==> flow/design.v <==
module adc_interface (
    input wire clk,
    input wire rst_n,
    input wire [11:0] adc_data,
    input wire adc_valid,
    output reg [11:0] voltage_fb,
    output reg data_ready
);
    always @(posedge clk or negedge rst_n) begin
        if (!rst_n) begin
            voltage_fb <= 12'd0;
            data_ready <= 1'b0;
        end else begin
            if (adc_valid) begin
                voltage_fb <= adc_data;
                data_ready <= 1'b1;
            end else begin
                data_ready <= 1'b0;
            end
        end
    end
endmodule
module pid_controller #(
    parameter DATA_WIDTH = 12,
    parameter KP = 16'd100,
    parameter KI = 16'd10,
    parameter KD = 16'd5,
    parameter SETPOINT = 12'd2048
)(
    input wire clk,
    input wire rst_n,
    input wire [DATA_WIDTH-1:0] feedback,
    input wire fb_valid,
    output reg [9:0] control_out,
    output reg out_valid
);
    reg signed [DATA_WIDTH:0] error;
    reg signed [DATA_WIDTH:0] prev_error;
    reg signed [31:0] integral;
    reg signed [DATA_WIDTH:0] derivative;
    reg signed [31:0] p_term, i_term, d_term;
    reg signed [31:0] pid_sum;
    always @(posedge clk or negedge rst_n) begin
        if (!rst_n) begin
            error <= 0;
            prev_error <= 0;
            integral <= 0;
            derivative <= 0;
            p_term <= 0;
            i_term <= 0;
            d_term <= 0;
            pid_sum <= 0;
            control_out <= 10'd512;
            out_valid <= 1'b0;
        end else if (fb_valid) begin
            error <= SETPOINT - feedback;
            prev_error <= error;
            if (integral + error > 32'sd100000)
                integral <= 32'sd100000;
            else if (integral + error < -32'sd100000)
                integral <= -32'sd100000;
            else
                integral <= integral + error;
            derivative <= error - prev_error;
            p_term <= ($signed({16'd0, KP}) * error) >>> 8;
            i_term <= ($signed({16'd0, KI}) * integral) >>> 16;
            d_term <= ($signed({16'd0, KD}) * derivative) >>> 8;
            pid_sum <= p_term + i_term + d_term + 32'sd512;
            if (pid_sum > 32'sd1023)
                control_out <= 10'd1023;
            else if (pid_sum < 32'sd0)
                control_out <= 10'd0;
            else
                control_out <= pid_sum[9:0];
            out_valid <= 1'b1;
        end else begin
            out_valid <= 1'b0;
        end
    end
endmodule
module pwm_generator #(
    parameter CLK_FREQ = 100_000_000,
    parameter PWM_FREQ = 100_000,
    parameter PWM_RESOLUTION = 10
)(
    input wire clk,
    input wire rst_n,
    input wire [PWM_RESOLUTION-1:0] duty_cycle,
    output reg pwm_out
);
    localparam COUNTER_MAX = CLK_FREQ / PWM_FREQ;
    reg [$clog2(COUNTER_MAX)-1:0] counter;
    reg [PWM_RESOLUTION-1:0] duty_reg;
    reg [PWM_RESOLUTION-1:0] compare_val;
    always @(posedge clk or negedge rst_n) begin
        if (!rst_n) begin
            counter <= 0;
            duty_reg <= 0;
            compare_val <= 0;
            pwm_out <= 1'b0;
        end else begin
            if (counter < COUNTER_MAX - 1) begin
                counter <= counter + 1;
            end else begin
                counter <= 0;
                duty_reg <= duty_cycle;
            end
            compare_val <= (duty_reg * COUNTER_MAX) >> PWM_RESOLUTION;
            pwm_out <= (counter < compare_val) ? 1'b1 : 1'b0;
        end
    end
endmodule
module buck_converter_top #(
    parameter CLK_FREQ = 100_000_000,
    parameter PWM_FREQ = 100_000,
    parameter V_REF = 12'd2048,
    parameter KP = 16'd100,
    parameter KI = 16'd10,
    parameter KD = 16'd5
)(
    input wire clk,
    input wire rst_n,
    input wire [11:0] adc_data,
    input wire adc_valid,
    output wire pwm_out,
    output wire [11:0] voltage_monitor,
    output wire [9:0] duty_cycle_monitor
);
    wire [11:0] voltage_fb;
    wire adc_ready;
    wire [9:0] duty_cycle;
    wire pid_valid;
    adc_interface adc_if (
        .clk(clk),
        .rst_n(rst_n),
        .adc_data(adc_data),
        .adc_valid(adc_valid),
        .voltage_fb(voltage_fb),
        .data_ready(adc_ready)
    );
    pid_controller #(
        .DATA_WIDTH(12),
        .KP(KP),
        .KI(KI),
        .KD(KD),
        .SETPOINT(V_REF)
    ) pid_ctrl (
        .clk(clk),
        .rst_n(rst_n),
        .feedback(voltage_fb),
        .fb_valid(adc_ready),
        .control_out(duty_cycle),
        .out_valid(pid_valid)
    );
    pwm_generator #(
        .CLK_FREQ(CLK_FREQ),
        .PWM_FREQ(PWM_FREQ),
        .PWM_RESOLUTION(10)
    ) pwm_gen (
        .clk(clk),
        .rst_n(rst_n),
        .duty_cycle(duty_cycle),
        .pwm_out(pwm_out)
    );
    assign voltage_monitor = voltage_fb;
    assign duty_cycle_monitor = duty_cycle;
endmodule
Tool chain data of buck_converter_top
The steps from the RTL of buck_converter_top to its reports follow in flow order.
Line numbers count from 1 in the design file above.
Cell names lack the library's common part.
A cell with - has no value.
- top: buck_converter_top
- clock: clk
- standard-cell library: sky130hd
- timing corner: tt_025C_1v80

Word level
Yosys after proc, flatten, opt, wreduce and memory -nomap, before mapping. Enables and synchronous resets that opt folds into registers are not counted as muxes. Memory bits, and registers merged into a memory's read port (data or address), are not among the register bits. Print and check cells are not counted. Equal cells are merged and count once.
- register bits at 195
- noted bits in latches: 0
- memory bits (writable) at 0
- ROM bits: 0
- noted clocked read ports x word width: 0
- noted memories: 0
- bits of input ports: 15
- noted output and inout port bits: 23
- elaborated cells at 39
- noted $add $sub $neg: 7
- $mul: 4
- noted divide/modulo/power cells: 0
- order comparisons: 6
- equal/unequal tests: 0
- noted shifts and indexed selects: 0
- noted muxes and demuxes: 7
- noted bitwise logic cells: 0
- reductions and logical operators at 0
- operator list (operator ; count):
    4-bit by 32-bit multiplier with 31-bit output (first input constant) ; 1
    10-bit by 7-bit multiplier with 17-bit output (second input constant) ; 1
    6-bit by 13-bit multiplier with 19-bit output (first input constant) ; 1
    4-bit by 13-bit multiplier with 17-bit output (first input constant) ; 1
    32-bit two-way mux ; 2
    32-bit by 1-bit < comparator with 1-bit output (second input constant) ; 1
    32-bit by 11-bit adder with 32-bit output (second input constant) ; 1
    32-bit by 11-bit greater-than comparator with 1-bit output (second input constant) ; 1
    32-bit by 13-bit adder with 32-bit output ; 1
    32-bit by 18-bit greater-than comparator with 1-bit output (second input constant) ; 1
    32-bit by 18-bit < comparator with 1-bit output (second input constant) ; 1
    10-bit two-way mux ; 3
    17-bit by 9-bit adder with 18-bit output ; 1
    13-bit by 16-bit adder with 17-bit output ; 1
    12-bit by 12-bit subtractor with 13-bit output (first input constant) ; 1
    13-bit subtractor ; 1
    10-bit by 1-bit adder with 10-bit output (second input constant) ; 1
    10-bit < comparator ; 1
    10-bit < comparator (second input constant) ; 1
    1-bit two-way mux ; 2

Longest topological paths
Depth = most cells in a row (Yosys ltp): at word level without a register or memory, in the mapped netlist without a sequential cell, where the memories' decode and read muxes count.
- word-level depth: 4
- noted ABC_AREA: 0
- gate-level depth with buffers at 18
- mapped depth without buffers: 18

Mapped cells and area
Source: synth_stat.txt of the flow (Yosys; design flattened, memories mapped). It holds for the ABC_AREA given above (unset counts as 0); a run with the other value may have another netlist.
- cells by type (cell type ; count ; total area (µm²)):
    dfrtp_1 ; 191 ; 4.78E+03
    ha_1 ; 226 ; 2.83E+03
    fa_1 ; 59 ; 1.18E+03
    xnor2_1 ; 80 ; 700.672
    mux2_2 ; 55 ; 619.344
    inv_1 ; 162 ; 608.083
    o21ai_0 ; 103 ; 515.494
    nor2_1 ; 127 ; 476.707
    a21oi_1 ; 77 ; 385.37
    nand2_1 ; 100 ; 375.36
    a21o_1 ; 37 ; 277.766
    xor2_1 ; 31 ; 271.51
    o31ai_1 ; 22 ; 165.158
    nand3_1 ; 32 ; 160.154
    clkbuf_1 ; 38 ; 142.637
    nor3_1 ; 27 ; 135.13
    o21a_1 ; 18 ; 135.13
    nor2b_1 ; 18 ; 112.608
Other cell types: 62; their cells: 242.
- standard cells after synthesis at 1645
- synthesis area at 15766.4 µm²
- sequential part of the area at 4805.9 µm²
- mapped flip-flops: 192
- noted buffers: 53
By module: a second synthesis without flattening, with its own total; a netlist apart from the flattened one above.
- cells (unflattened synthesis): 1599
- area total of the unflattened synthesis: 15523.6 µm²
Rows give one instance, submodules left out.
- modules (module ; instances ; cells ; area (µm²) ; seq. area (µm²)):
    pid_controller ; 1 ; 1277 ; 12045.3 ; 3479.6
    pwm_generator ; 1 ; 296 ; 2969.1 ; 775.7
    adc_interface ; 1 ; 26 ; 509.2 ; 325.3
    buck_converter_top ; 1 ; 0 ; 0.0 ; 0.0

Path before layout
OpenSTA on the mapped netlist: ideal clock, no wires. The path of least setup slack (recovery checks aside). Input and output delay are each 20% of the period. Register names are those of the netlist, which keeps one name where synthesis merged equal registers.
- kind: flip-flop to flip-flop
- from: register pid_ctrl.error[12]
- to: register pid_ctrl.integral[4]
- noted period: 10.0 ns
- library setup time: 0.096 ns
- launch time at the first pin: 0.000 ns
- arrival at 4.287 ns
- data required time at 9.904 ns
- noted setup slack: 5.617 ns
- noted path delay: 4.383 ns
- noted stages on the path: 18
- noted buffers on the path: 2
- synthesis period reached at 4.383 ns
"path delay" is the arrival time less input delay plus setup time.
"stages on the path": output pins that drive a net of the path, with the launching flip-flop's if there is one; two outputs of one cell count as two.
"synthesis period reached" is the clock period less the worst setup slack; recovery checks do not enter. This is arithmetic on one report: input and output delays are still those of the set period (20% each).
The rows between start and end are the longest chain of elaborated cells between them; the timing report does not say that the signal goes this way. Where chains are equally long, one stands for them.
Each line given opens the expression or statement behind the cell; cells for indexed reads and writes are added by Yosys, which also makes memories of some case tables.
At most two assigning lines are given for a register; there are more.
- cell sequence: dfrtp_1 > ha_1 > buf_4 > and3_4 > and2_4 > a221oi_2 > o22ai_1 > a21o_1 > a221oi_4 > a211o_1 > nand2_1 > a2111oi_0 > nand4_1 > ha_1 > nor2_1 > clkbuf_1 > a32oi_1 > o31ai_1
- cells in the longest elaborated chain at 4
- elaborated cells on any way between the ends at 5
- classes of those cells: add/sub: 1; compare: 2; mux: 2
- RTL lines, path post-synthesis (element ; RTL line ; source):
    from (decl) ; 37 ; reg signed [DATA_WIDTH:0] error;
    from (assign) ; 45 ; error <= 0;
    from (assign) ; 56 ; error <= SETPOINT - feedback;
    32-bit by 13-bit adder with 32-bit output ; 60 ; else if (integral + error < -32'sd100000)
    32-bit by 18-bit < comparator with 1-bit output ; 60 ;
    32-bit two-way mux ; 60 ;
    32-bit two-way mux ; 58 ; if (integral + error > 32'sd100000)
    to (assign) ; 61 ; integral <= -32'sd100000;
    to (assign) ; 63 ; integral <= integral + error;
    to (decl) ; 39 ; reg signed [31:0] integral;

Timing after layout
From the final timing report of run 1: the path of least setup slack in the routed layout; clock arrival at registers is part of the times.
- kind: flip-flop to flip-flop
- from: register pwm_gen.duty_reg[3]
- to: register pwm_gen.compare_val[9]
- noted period: 8.13 ns
- library setup time: 0.08 ns
- launch time at the first pin: 0.49 ns
- arrival at 5.71 ns
- data required time at 8.54 ns
- noted setup slack: 2.83 ns
- noted stages on the path: 19
- noted buffers on the path: 0
The rows between start and end are the longest chain of elaborated cells between them; the timing report does not say that the signal goes this way. Where chains are equally long, one stands for them.
- cell sequence: dfrtp_1 > inv_1 > fa_1 > fa_1 > inv_1 > fa_1 > inv_1 > fa_1 > inv_1 > ha_1 > and2_1 > o21ai_0 > o211a_1 > nor3b_1 > o21a_1 > o21a_1 > o21ai_0 > nand2b_1 > xnor2_1
- cells in the longest elaborated chain at 1
- elaborated cells on any way between the ends at 1
- noted RTL lines with such cells: 1
- classes of those cells: mul: 1
- RTL lines, path post-layout (element ; RTL line ; source):
    from (decl) ; 93 ; reg [PWM_RESOLUTION-1:0] duty_reg;
    from (assign) ; 98 ; duty_reg <= 0;
    from (assign) ; 106 ; duty_reg <= duty_cycle;
    10-bit by 7-bit multiplier with 17-bit output ; 108 ; compare_val <= (duty_reg * COUNTER_MAX) >> PWM_RESOLUTION;
    to (assign) ; 99 ; compare_val <= 0;
    to (assign) ; 108 ;
    to (decl) ; 94 ; reg [PWM_RESOLUTION-1:0] compare_val;

Measured data: module buck_converter_top, platform sky130hd, 3 stored runs of the flow under differing settings, order arbitrary. Input and output delays are each 20% of the period that was set; the output load is 0.01 pF.
By "clock period achieved" is meant the clock period of the run minus its worst setup slack. This is arithmetic on one report: input and output delays are still those of the set period (20% each).
"worst path time" means the part of the period allowed to the worst setup path (the constraints hold back 20% at inputs and 20% at outputs) less its slack; where the path has registers, the arrival times of their clocks count too.

Run 1

==> flow/run.sh <==
#!/bin/bash
# the make line also repeats the synthesis and layout settings of config.mk as NAME=value (left out here)
make -C /OpenROAD-flow-scripts/flow DESIGN_CONFIG=/design/flow/config.mk WORK_HOME=/design/flow/orfs CLKGATE_MAP_FILE= finish
==> flow/config.mk <==
export PLATFORM = sky130hd
export DESIGN_NAME = buck_converter_top
export DESIGN_NICKNAME = buck_converter_top
export VERILOG_FILES = /design/flow/design.v
export SDC_FILE = /design/flow/constraint.sdc
export NUM_CORES = 4
export LEC_CHECK = 0
export CAP_MARGIN = 10
export CELL_PAD_IN_SITES_DETAIL_PLACEMENT = 2
export CELL_PAD_IN_SITES_GLOBAL_PLACEMENT = 0
export CORE_MARGIN = 9
export CORE_UTILIZATION = 33
export CTS_CLUSTER_DIAMETER = 56
export CTS_CLUSTER_SIZE = 89
export GPL_ROUTABILITY_DRIVEN = 1
export GPL_TIMING_DRIVEN = 1
export MAX_ROUTING_LAYER = met5
export SETUP_SLACK_MARGIN = 0.25
export SLEW_MARGIN = 40
export TNS_END_PERCENT = 10
==> flow/constraint.sdc <==
create_clock -name core_clock -period 8.13 [get_ports {clk}]
set_input_delay 1.6260 -clock core_clock [delete_from_list [all_inputs] [get_ports {clk}]]
set_output_delay 1.6260 -clock core_clock [all_outputs]
set_load 0.01 [all_outputs]

Measured in run 1:
- worst path time at 5.30 ns
- critical path kind: flip-flop to flip-flop
- area of the synthesized netlist: 15766.4 µm²
- total negative slack on setup checks at 0.000 ns
- die footprint at 55970.1 µm²
- utilization at 0.372
- noted the setup slack of the worst path: 2.828 ns
- std-cell area (final layout): 17406.7 µm²
- clock period achieved: 5.302 ns
- worst hold slack in the final report: 0.509 ns

Run 2

==> flow/run.sh <==
#!/bin/bash
# the make line also repeats the synthesis and layout settings of config.mk as NAME=value (left out here)
make -C /OpenROAD-flow-scripts/flow DESIGN_CONFIG=/design/flow/config.mk WORK_HOME=/design/flow/orfs CLKGATE_MAP_FILE= finish
==> flow/config.mk <==
export PLATFORM = sky130hd
export DESIGN_NAME = buck_converter_top
export DESIGN_NICKNAME = buck_converter_top
export VERILOG_FILES = /design/flow/design.v
export SDC_FILE = /design/flow/constraint.sdc
export NUM_CORES = 4
export LEC_CHECK = 0
export CAP_MARGIN = 20
export CELL_PAD_IN_SITES_DETAIL_PLACEMENT = 0
export CELL_PAD_IN_SITES_GLOBAL_PLACEMENT = 0
export CORE_MARGIN = 10
export CORE_UTILIZATION = 33
export CTS_CLUSTER_DIAMETER = 56
export CTS_CLUSTER_SIZE = 89
export GPL_ROUTABILITY_DRIVEN = 1
export GPL_TIMING_DRIVEN = 1
export MAX_ROUTING_LAYER = met5
export SETUP_SLACK_MARGIN = 0.25
export SLEW_MARGIN = 40
export TNS_END_PERCENT = 80
==> flow/constraint.sdc <==
create_clock -name core_clock -period 8.13 [get_ports {clk}]
set_input_delay 1.6260 -clock core_clock [delete_from_list [all_inputs] [get_ports {clk}]]
set_output_delay 1.6260 -clock core_clock [all_outputs]
set_load 0.01 [all_outputs]

Measured in run 2:
- worst path time at 4.71 ns
- critical path kind: flip-flop to flip-flop
- area of the synthesized netlist: 15766.4 µm²
- total negative slack on setup checks at 0.000 ns
- die footprint at 56920.4 µm²
- utilization at 0.366
- noted the setup slack of the worst path: 3.419 ns
- std-cell area (final layout): 17344.1 µm²
- clock period achieved: 4.711 ns
- worst hold slack in the final report: 0.480 ns

Run 3

==> flow/run.sh <==
#!/bin/bash
# the make line also repeats the synthesis and layout settings of config.mk as NAME=value (left out here)
make -C /OpenROAD-flow-scripts/flow DESIGN_CONFIG=/design/flow/config.mk WORK_HOME=/design/flow/orfs CLKGATE_MAP_FILE= finish
==> flow/config.mk <==
export PLATFORM = sky130hd
export DESIGN_NAME = buck_converter_top
export DESIGN_NICKNAME = buck_converter_top
export VERILOG_FILES = /design/flow/design.v
export SDC_FILE = /design/flow/constraint.sdc
export NUM_CORES = 4
export LEC_CHECK = 0
export CAP_MARGIN = 10
export CELL_PAD_IN_SITES_DETAIL_PLACEMENT = 2
export CELL_PAD_IN_SITES_GLOBAL_PLACEMENT = 0
export CORE_MARGIN = 9
export CORE_UTILIZATION = 33
export CTS_CLUSTER_DIAMETER = 56
export CTS_CLUSTER_SIZE = 22
export GPL_ROUTABILITY_DRIVEN = 1
export GPL_TIMING_DRIVEN = 1
export HOLD_SLACK_MARGIN = 0.26
export MAX_ROUTING_LAYER = met4
export SETUP_SLACK_MARGIN = 0.25
export SLEW_MARGIN = 40
export TNS_END_PERCENT = 10
==> flow/constraint.sdc <==
create_clock -name core_clock -period 8.13 [get_ports {clk}]
set_input_delay 1.6260 -clock core_clock [delete_from_list [all_inputs] [get_ports {clk}]]
set_output_delay 1.6260 -clock core_clock [all_outputs]
set_load 0.01 [all_outputs]

Measured in run 3:
- worst path time at 5.36 ns
- critical path kind: flip-flop to flip-flop
- area of the synthesized netlist: 15766.4 µm²
- total negative slack on setup checks at 0.000 ns
- die footprint at 55970.1 µm²
- utilization at 0.369
- noted the setup slack of the worst path: 2.770 ns
- std-cell area (final layout): 17304.1 µm²
- clock period achieved: 5.360 ns
- worst hold slack in the final report: 0.494 ns
